==> flow/design.v <==
module APB_MASTER(PCLK,PRESETn,PREADY,ST,WEN,APB_WADRS,APB_RADRS,APB_WDATA,PRDATA,PSEL,PLSVERR,PENABLE,PWRITE,PADDR,PWDATA,APB_RDATA_OUT);
input ST,WEN;
input [8:0] APB_WADRS,APB_RADRS;
input [7:0] APB_WDATA;
output [7:0] APB_RDATA_OUT;
input PCLK,PRESETn,PREADY;
input [7:0] PRDATA;
output reg PSEL,PLSVERR;
output reg PENABLE,PWRITE;
output reg [8:0] PADDR;
output reg [7:0] PWDATA;
reg [1:0] PS,NS;
localparam  IDLE=2'b00,
            SETUP=2'b01,
            ACCESS=2'b10;
reg setup_error;
reg invalid_setup_error;
reg [7:0] rdata;
assign APB_RDATA_OUT = rdata;
always @(posedge PCLK)
begin
    if(!PRESETn)
        PS<=IDLE;
    else
        PS<=NS;
end
always @(*)
begin
    case(PS)
        IDLE:
        begin
            if(ST)
            begin
                NS=SETUP;
            end
            else
            begin
                NS=IDLE;
            end
        end
        SETUP:
        begin
            NS=ACCESS;
        end
        ACCESS:
        begin
            if(!PREADY)
                NS=ACCESS;
            else
            begin
                if(ST)
                    NS=SETUP;
                else
                    NS=IDLE;
            end
        end
        default:NS=IDLE;
    endcase
end
always @(posedge PCLK)
begin
    if(!PRESETn)
    begin
        PSEL     <= 0;
        PENABLE  <= 0;
        PWRITE   <= 0;
        PADDR    <= 0;
        PWDATA   <= 0;
    end
    else
    case(NS)
        IDLE:
        begin
            PSEL     <= 0;
            PENABLE  <= 0;
            PWRITE   <= 0;
            PADDR    <= 0;
            PWDATA   <= 0;
        end
        SETUP:
        begin
            PSEL    <= 1;
            PENABLE <= 0;
            PWRITE  <= WEN;
            PADDR   <= WEN ? APB_WADRS : APB_RADRS;
            PWDATA  <= APB_WDATA;
        end
        ACCESS:
        begin
            PSEL    <= 1;
            PENABLE <= 1;
        end
        default:
        begin
            PSEL     <= 0;
            PENABLE  <= 0;
            PWRITE   <= 0;
            PADDR    <= 0;
            PWDATA   <= 0;
        end
    endcase
end
always @(posedge PCLK)
begin
    if(!PRESETn)
        rdata <= 0;
    else if (PS == ACCESS && !PWRITE && PREADY)
        rdata <= PRDATA;
end
always @(*)
begin
    if (PADDR > 9'h03F)
        setup_error = 1'b1;
    else
        setup_error = 1'b0;
    invalid_setup_error = setup_error;
end
always @(posedge PCLK)
begin
    if(!PRESETn)
        PLSVERR <= 0;
    else
        PLSVERR <= invalid_setup_error;
end
endmodule
module APB_SLAVE(
 input PCLK,PRESETn,
 input PSEL,PENABLE,PWRITE,
 input [7:0]PADDR,PWDATA,
 output [7:0]PRDATA,
 output reg PREADY );
reg [7:0] mem [0:63];
assign PRDATA = (PADDR < 8'd64) ? mem[PADDR[5:0]] : 8'h00;
always @(*)
begin
 if(!PRESETn)
      PREADY = 0;
 else if(PSEL && PENABLE)
      PREADY = 1;
 else
      PREADY = 0;
end
always @(posedge PCLK)
begin
 if(PREADY && PWRITE && (PADDR < 8'd64))
      mem[PADDR[5:0]] <= PWDATA;
end
endmodule
module APB_TOP(
    input PCLK, PRESETn,
    input ST, WEN,
    input [8:0] APB_WADRS, APB_RADRS,
    input [7:0] APB_WDATA,
    output [7:0] APB_RDATA_OUT,
    output PSLVERR
);
    wire PSEL, PENABLE, PWRITE, PREADY;
    wire [8:0] PADDR;
    wire [7:0] PWDATA, PRDATA;
    APB_MASTER MASTER_INST (
        .PCLK(PCLK),
        .PRESETn(PRESETn),
        .PREADY(PREADY),
        .ST(ST),
        .WEN(WEN),
        .APB_WADRS(APB_WADRS),
        .APB_RADRS(APB_RADRS),
        .APB_WDATA(APB_WDATA),
        .PRDATA(PRDATA),
        .PSEL(PSEL),
        .PLSVERR(PSLVERR),
        .PENABLE(PENABLE),
        .PWRITE(PWRITE),
        .PADDR(PADDR),
        .PWDATA(PWDATA),
        .APB_RDATA_OUT(APB_RDATA_OUT)
    );
    APB_SLAVE SLAVE_INST (
        .PCLK(PCLK),
        .PRESETn(PRESETn),
        .PSEL(PSEL),
        .PENABLE(PENABLE),
        .PWRITE(PWRITE),
        .PADDR(PADDR[7:0]),  
        .PWDATA(PWDATA),
        .PRDATA(PRDATA),
        .PREADY(PREADY)
    );
endmodule
== From RTL to reports: APB_TOP ==
The steps from the RTL of APB_TOP to its reports follow in flow order.
Lines are those of the file above, counted from 1.
Cell names lack the library's common part.
The mark -- stands for no value.
Inputs
  top module: APB_TOP
  clock port: PCLK
  standard-cell library: sky130hd
  library corner: tt_025C_1v80

== Elaborated design ==
Counts by Yosys on the flattened word-level netlist (proc, flatten, opt, wreduce; memories kept). Print and check cells are left out. Cells with the same type and inputs are merged into one.
Yosys's memory passes give these memory sizes; they may raise the number of words (mostly to a power of two), join words into wider ones and drop unused or constant bits.
Bit counts
  output and inout bits: 9
  memory cells: 1
  cells after elaboration: 41
  memory bits (writable): 512
  input bits: 30
  bits in registers: 31
  word width x clocked read ports: 8
Memories
  SLAVE_INST.mem: words 64, bits a word 8, read ports 1, wr ports 1, line 132  | reg [7:0] mem [0:63];
Operators by class
  magnitude comparators: 2
  eq/ne operators: 4
  mux-type cells: 18
  reduce/logical cells: 8
Operators by type and width (number)
  9-bit parallel mux with 2-bit select: 1
  6-bit two-way mux: 3
  8-bit parallel mux with 2-bit select: 1
  8-bit two-way mux: 2
  9-bit by 6-bit greater-than comparator with 1-bit output with constant B: 1
  9-bit two-way mux: 1
  8-bit by 7-bit less-than comparator with 1-bit output with constant B: 1
  1-bit two-way mux: 7
  2-bit parallel mux with 3-bit select: 1
  1-bit logical AND: 5
  2-bit by 1-bit equality test with 1-bit output with constant B: 2
  2-bit equality test with constant B: 2
  2-bit zero test: 1
  2-bit OR reduction: 1
  1-bit parallel mux with 2-bit select: 1
  2-bit two-way mux: 1
  1-bit zero test: 1

== Logic depth ==
Longest topological path by Yosys (ltp), each cell counted once; first at word level (registers and memories cut), then after technology mapping (sequential cells cut; the memories' decode and read muxes count).
Depth
  word-level depth: 9
  ABC_AREA: 0
  depth in mapped cells: 10
  depth with buffers taken out: 8

== Synthesis result ==
The flow's flattened synthesis, as Yosys stat reports it; memories are mapped. The netlist is that of the ABC_AREA named above (0 if unset); the other value can give another one.
Cells by type
  edfxtp_1: number 512, area in all 1.54E+04 um^2
  mux4_2: number 88, area in all 1.98E+03 um^2
  mux2i_1: number 117, area in all 1.17E+03 um^2
  dfxtp_1: number 38, area in all 760.73 um^2
  nor2_1: number 74, area in all 277.766 um^2
  a22o_1: number 25, area in all 218.96 um^2
  a221oi_1: number 16, area in all 140.134 um^2
  nor2b_1: number 20, area in all 125.12 um^2
  a22oi_1: number 16, area in all 120.115 um^2
  a2111oi_0: number 12, area in all 105.101 um^2
  buf_4: number 12, area in all 90.086 um^2
  clkbuf_1: number 21, area in all 78.826 um^2
  nand2_1: number 21, area in all 78.826 um^2
  buf_2: number 15, area in all 75.072 um^2
  a211o_1: number 8, area in all 70.067 um^2
  o22ai_1: number 10, area in all 62.56 um^2
  a211oi_1: number 8, area in all 60.058 um^2
  buf_6: number 5, area in all 56.304 um^2
Other cell types: 20; their cells: 67.
Synthesis totals
  standard cells after synthesis: 1085
  buffer cells: 61
  mapped area: 21252.9 um^2
  sequential area: 16135.5 um^2
  flip-flop cells: 550
The figures by module come from a second, unflattened synthesis with its own total; it is not the netlist above.
Second synthesis, totals
  cells (unflattened synthesis): 1339
  area (unflattened synthesis): 21561.9 um^2
Rows give one instance, submodules left out.
By module
  APB_SLAVE: cells 1211, area 20238.2 um^2, instances 1
  APB_MASTER: cells 128, area 1323.8 um^2, instances 1
  APB_TOP: cells 0, area 0.0 um^2, instances 1

== Worst setup path after synthesis ==
OpenSTA on the mapped netlist: ideal clock, no wires. The path of least setup slack (recovery checks aside). Input and output delay are each 20% of the period. Register names are those of the netlist, which keeps one name where synthesis merged equal registers.
Timing post-synthesis
  kind: input-to-reg
  start: input port PRESETn
  end: register MASTER_INST.PADDR[4]
  input delay: 0.540 ns
  clock period: 2.7 ns
  arrival time: 2.202 ns
  delay of the path: 1.747 ns
  setup slack: 0.413 ns
  library setup time: 0.085 ns
  launch time at the first pin: 0.540 ns
  buffers on the path: 3
  stages on the path: 10
  data required time: 2.615 ns
  synthesis period reached: 2.287 ns
"delay of the path" = arrival - input delay + setup time.
"stages on the path" counts driving pins, that of a launching flip-flop among them; a cell with two outputs on the path counts twice.
"synthesis period reached" is the clock period less the worst setup slack; recovery checks do not enter. This is arithmetic on one report: input and output delays are still those of the set period (20% each).
Between the ends stands the longest chain of elaborated cells between them, by number of cells; it is not shown to be the way that was timed. Of several equally long chains one is given.
A line is the first line of the expression or statement that the cell stems from. Yosys adds cells for indexed reads and writes and turns some case tables into memories.
At most two assigning lines are given for a register; there are more.
On the way, post-synthesis
  path through: clkbuf_1 > and3_1 > and2_1 > o21ai_0 > ha_1 > and2_1 > clkbuf_1 > clkbuf_1 > nand2_1 > o21ai_0
  length of the longest elaborated chain: 5
RTL lines, path post-synthesis
  start: declaration: line 150  | input PCLK, PRESETn,
  1-bit two-way mux: line 136  | if(!PRESETn)
  2-bit two-way mux: line 47  | if(!PREADY)
  2-bit parallel mux with 3-bit select: line 29  | case(PS)
  2-bit equality test: line 71  | case(NS)
  9-bit parallel mux with 2-bit select: line 71
  end: assignment: line 67  | PADDR    <= 0;
  end: assignment: line 85  | PADDR   <= WEN ? APB_WADRS : APB_RADRS;
  end: declaration: line 10  | output reg [8:0] PADDR;

== Worst path after layout ==
Path of least setup slack in the final report of flow run 1 (OpenROAD, finished layout, wires in). Where an end is a register, its clock arrival counts in the times.
Timing after layout
  kind: reg-to-reg
  start: register (no name shown)
  end: register MASTER_INST.rdata[2]
  launch time at the first pin: 0.61 ns
  buffers on the path: 3
  clock period: 2.05 ns
  setup slack: -0.41 ns
  library setup time: 0.11 ns
  stages on the path: 9
  arrival time: 2.96 ns
  data required time: 2.55 ns
On the way, after layout
  path through: dfxtp_4 > buf_16 > buf_12 > mux4_2 > mux4_2 > nor2b_2 > a2111oi_2 > buf_2 > a211o_1
RTL lines, path after layout
  end: assignment: line 106  | rdata <= 0;
  end: assignment: line 108  | rdata <= PRDATA;
  end: declaration: line 18  | reg [7:0] rdata;
No chain of elaborated cells between the ends is given.

Memo
Re: implementation data of APB_TOP

Stored flow runs of APB_TOP (3 of them; Yosys, OpenROAD, sky130hd). They differ in their settings and are not a sequence. Constraints: input delay and output delay 20% of the set period each, output load 0.01 pF.
"worst setup path time (ns)" = time allowed to the worst setup path (clock period - input delay - output delay, where it has them) - its slack; a late launch clock adds to it, a late capture clock takes from it.
"finish__power__total" rests on the timing tool's default activity at the inputs, not on a simulated workload.

Flow files of flow run 1
==> flow/run.sh <==
#!/bin/bash
# the make line also repeats the synthesis and layout settings of config.mk as NAME=value (left out here)
make -C /OpenROAD-flow-scripts/flow DESIGN_CONFIG=/design/flow/config.mk WORK_HOME=/design/flow/orfs CLKGATE_MAP_FILE= finish
==> flow/config.mk <==
export PLATFORM = sky130hd
export DESIGN_NAME = APB_TOP
export DESIGN_NICKNAME = APB_TOP
export VERILOG_FILES = /design/flow/design.v
export SDC_FILE = /design/flow/constraint.sdc
export NUM_CORES = 4
export LEC_CHECK = 0
export CAP_MARGIN = 20
export CORE_MARGIN = 2
export CORE_UTILIZATION = 40
export SETUP_SLACK_MARGIN = 1.0
export SLEW_MARGIN = 20
==> flow/constraint.sdc <==
create_clock -name core_clock -period 2.05 [get_ports {PCLK}]
set_input_delay 0.4100 -clock core_clock [delete_from_list [all_inputs] [get_ports {PCLK}]]
set_output_delay 0.4100 -clock core_clock [all_outputs]
set_load 0.01 [all_outputs]

report of flow run 1
yosys chip area after synthesis (um^2): 21252.9
finish__design__die__area: 54992.6
finish__design__instance__utilization: 0.5343
finish__timing__setup__ws: -0.413
finish__timing__setup__tns: -2.800
finish__timing__hold__ws: 0.416
finish__power__total: 2.348e-02
worst setup path time (ns): 2.46
worst setup path kind: reg-to-reg

Flow files of flow run 2
==> flow/run.sh <==
#!/bin/bash
# the make line also repeats the synthesis and layout settings of config.mk as NAME=value (left out here)
make -C /OpenROAD-flow-scripts/flow DESIGN_CONFIG=/design/flow/config.mk WORK_HOME=/design/flow/orfs CLKGATE_MAP_FILE= finish
==> flow/config.mk <==
export PLATFORM = sky130hd
export DESIGN_NAME = APB_TOP
export DESIGN_NICKNAME = APB_TOP
export VERILOG_FILES = /design/flow/design.v
export SDC_FILE = /design/flow/constraint.sdc
export NUM_CORES = 4
export LEC_CHECK = 0
export CAP_MARGIN = 5
export CORE_MARGIN = 2
export CORE_UTILIZATION = 46
export MIN_ROUTING_LAYER = met2
export SETUP_SLACK_MARGIN = 1.0
export SLEW_MARGIN = 20
==> flow/constraint.sdc <==
create_clock -name core_clock -period 2.7 [get_ports {PCLK}]
set_input_delay 0.5400 -clock core_clock [delete_from_list [all_inputs] [get_ports {PCLK}]]
set_output_delay 0.5400 -clock core_clock [all_outputs]
set_load 0.01 [all_outputs]

report of flow run 2
yosys chip area after synthesis (um^2): 21252.9
finish__design__die__area: 47936.9
finish__design__instance__utilization: 0.5840
finish__timing__setup__ws: 0.051
finish__timing__setup__tns: 0.000
finish__timing__hold__ws: 0.455
finish__power__total: 1.734e-02
worst setup path time (ns): 2.65
worst setup path kind: reg-to-reg

Flow files of flow run 3
==> flow/run.sh <==
#!/bin/bash
# the make line also repeats the synthesis and layout settings of config.mk as NAME=value (left out here)
make -C /OpenROAD-flow-scripts/flow DESIGN_CONFIG=/design/flow/config.mk WORK_HOME=/design/flow/orfs CLKGATE_MAP_FILE= finish
==> flow/config.mk <==
export PLATFORM = sky130hd
export DESIGN_NAME = APB_TOP
export DESIGN_NICKNAME = APB_TOP
export VERILOG_FILES = /design/flow/design.v
export SDC_FILE = /design/flow/constraint.sdc
export NUM_CORES = 4
export LEC_CHECK = 0
export ABC_AREA = 1
export CAP_MARGIN = 0
export CELL_PAD_IN_SITES_GLOBAL_PLACEMENT = 3
export CORE_ASPECT_RATIO = 0.66
export CORE_MARGIN = 3
export CORE_UTILIZATION = 40
export PLACE_DENSITY_LB_ADDON = 0.24
export SLEW_MARGIN = 40
export TNS_END_PERCENT = 55
==> flow/constraint.sdc <==
create_clock -name core_clock -period 2.7 [get_ports {PCLK}]
set_input_delay 0.5400 -clock core_clock [delete_from_list [all_inputs] [get_ports {PCLK}]]
set_output_delay 0.5400 -clock core_clock [all_outputs]
set_load 0.01 [all_outputs]

report of flow run 3
yosys chip area after synthesis (um^2): 22363.9
finish__design__die__area: 58845.1
finish__design__instance__utilization: 0.4773
finish__timing__setup__ws: 0.385
finish__timing__setup__tns: 0.000
finish__timing__hold__ws: 0.459
finish__power__total: 1.783e-02
worst setup path time (ns): 2.31
worst setup path kind: reg-to-reg
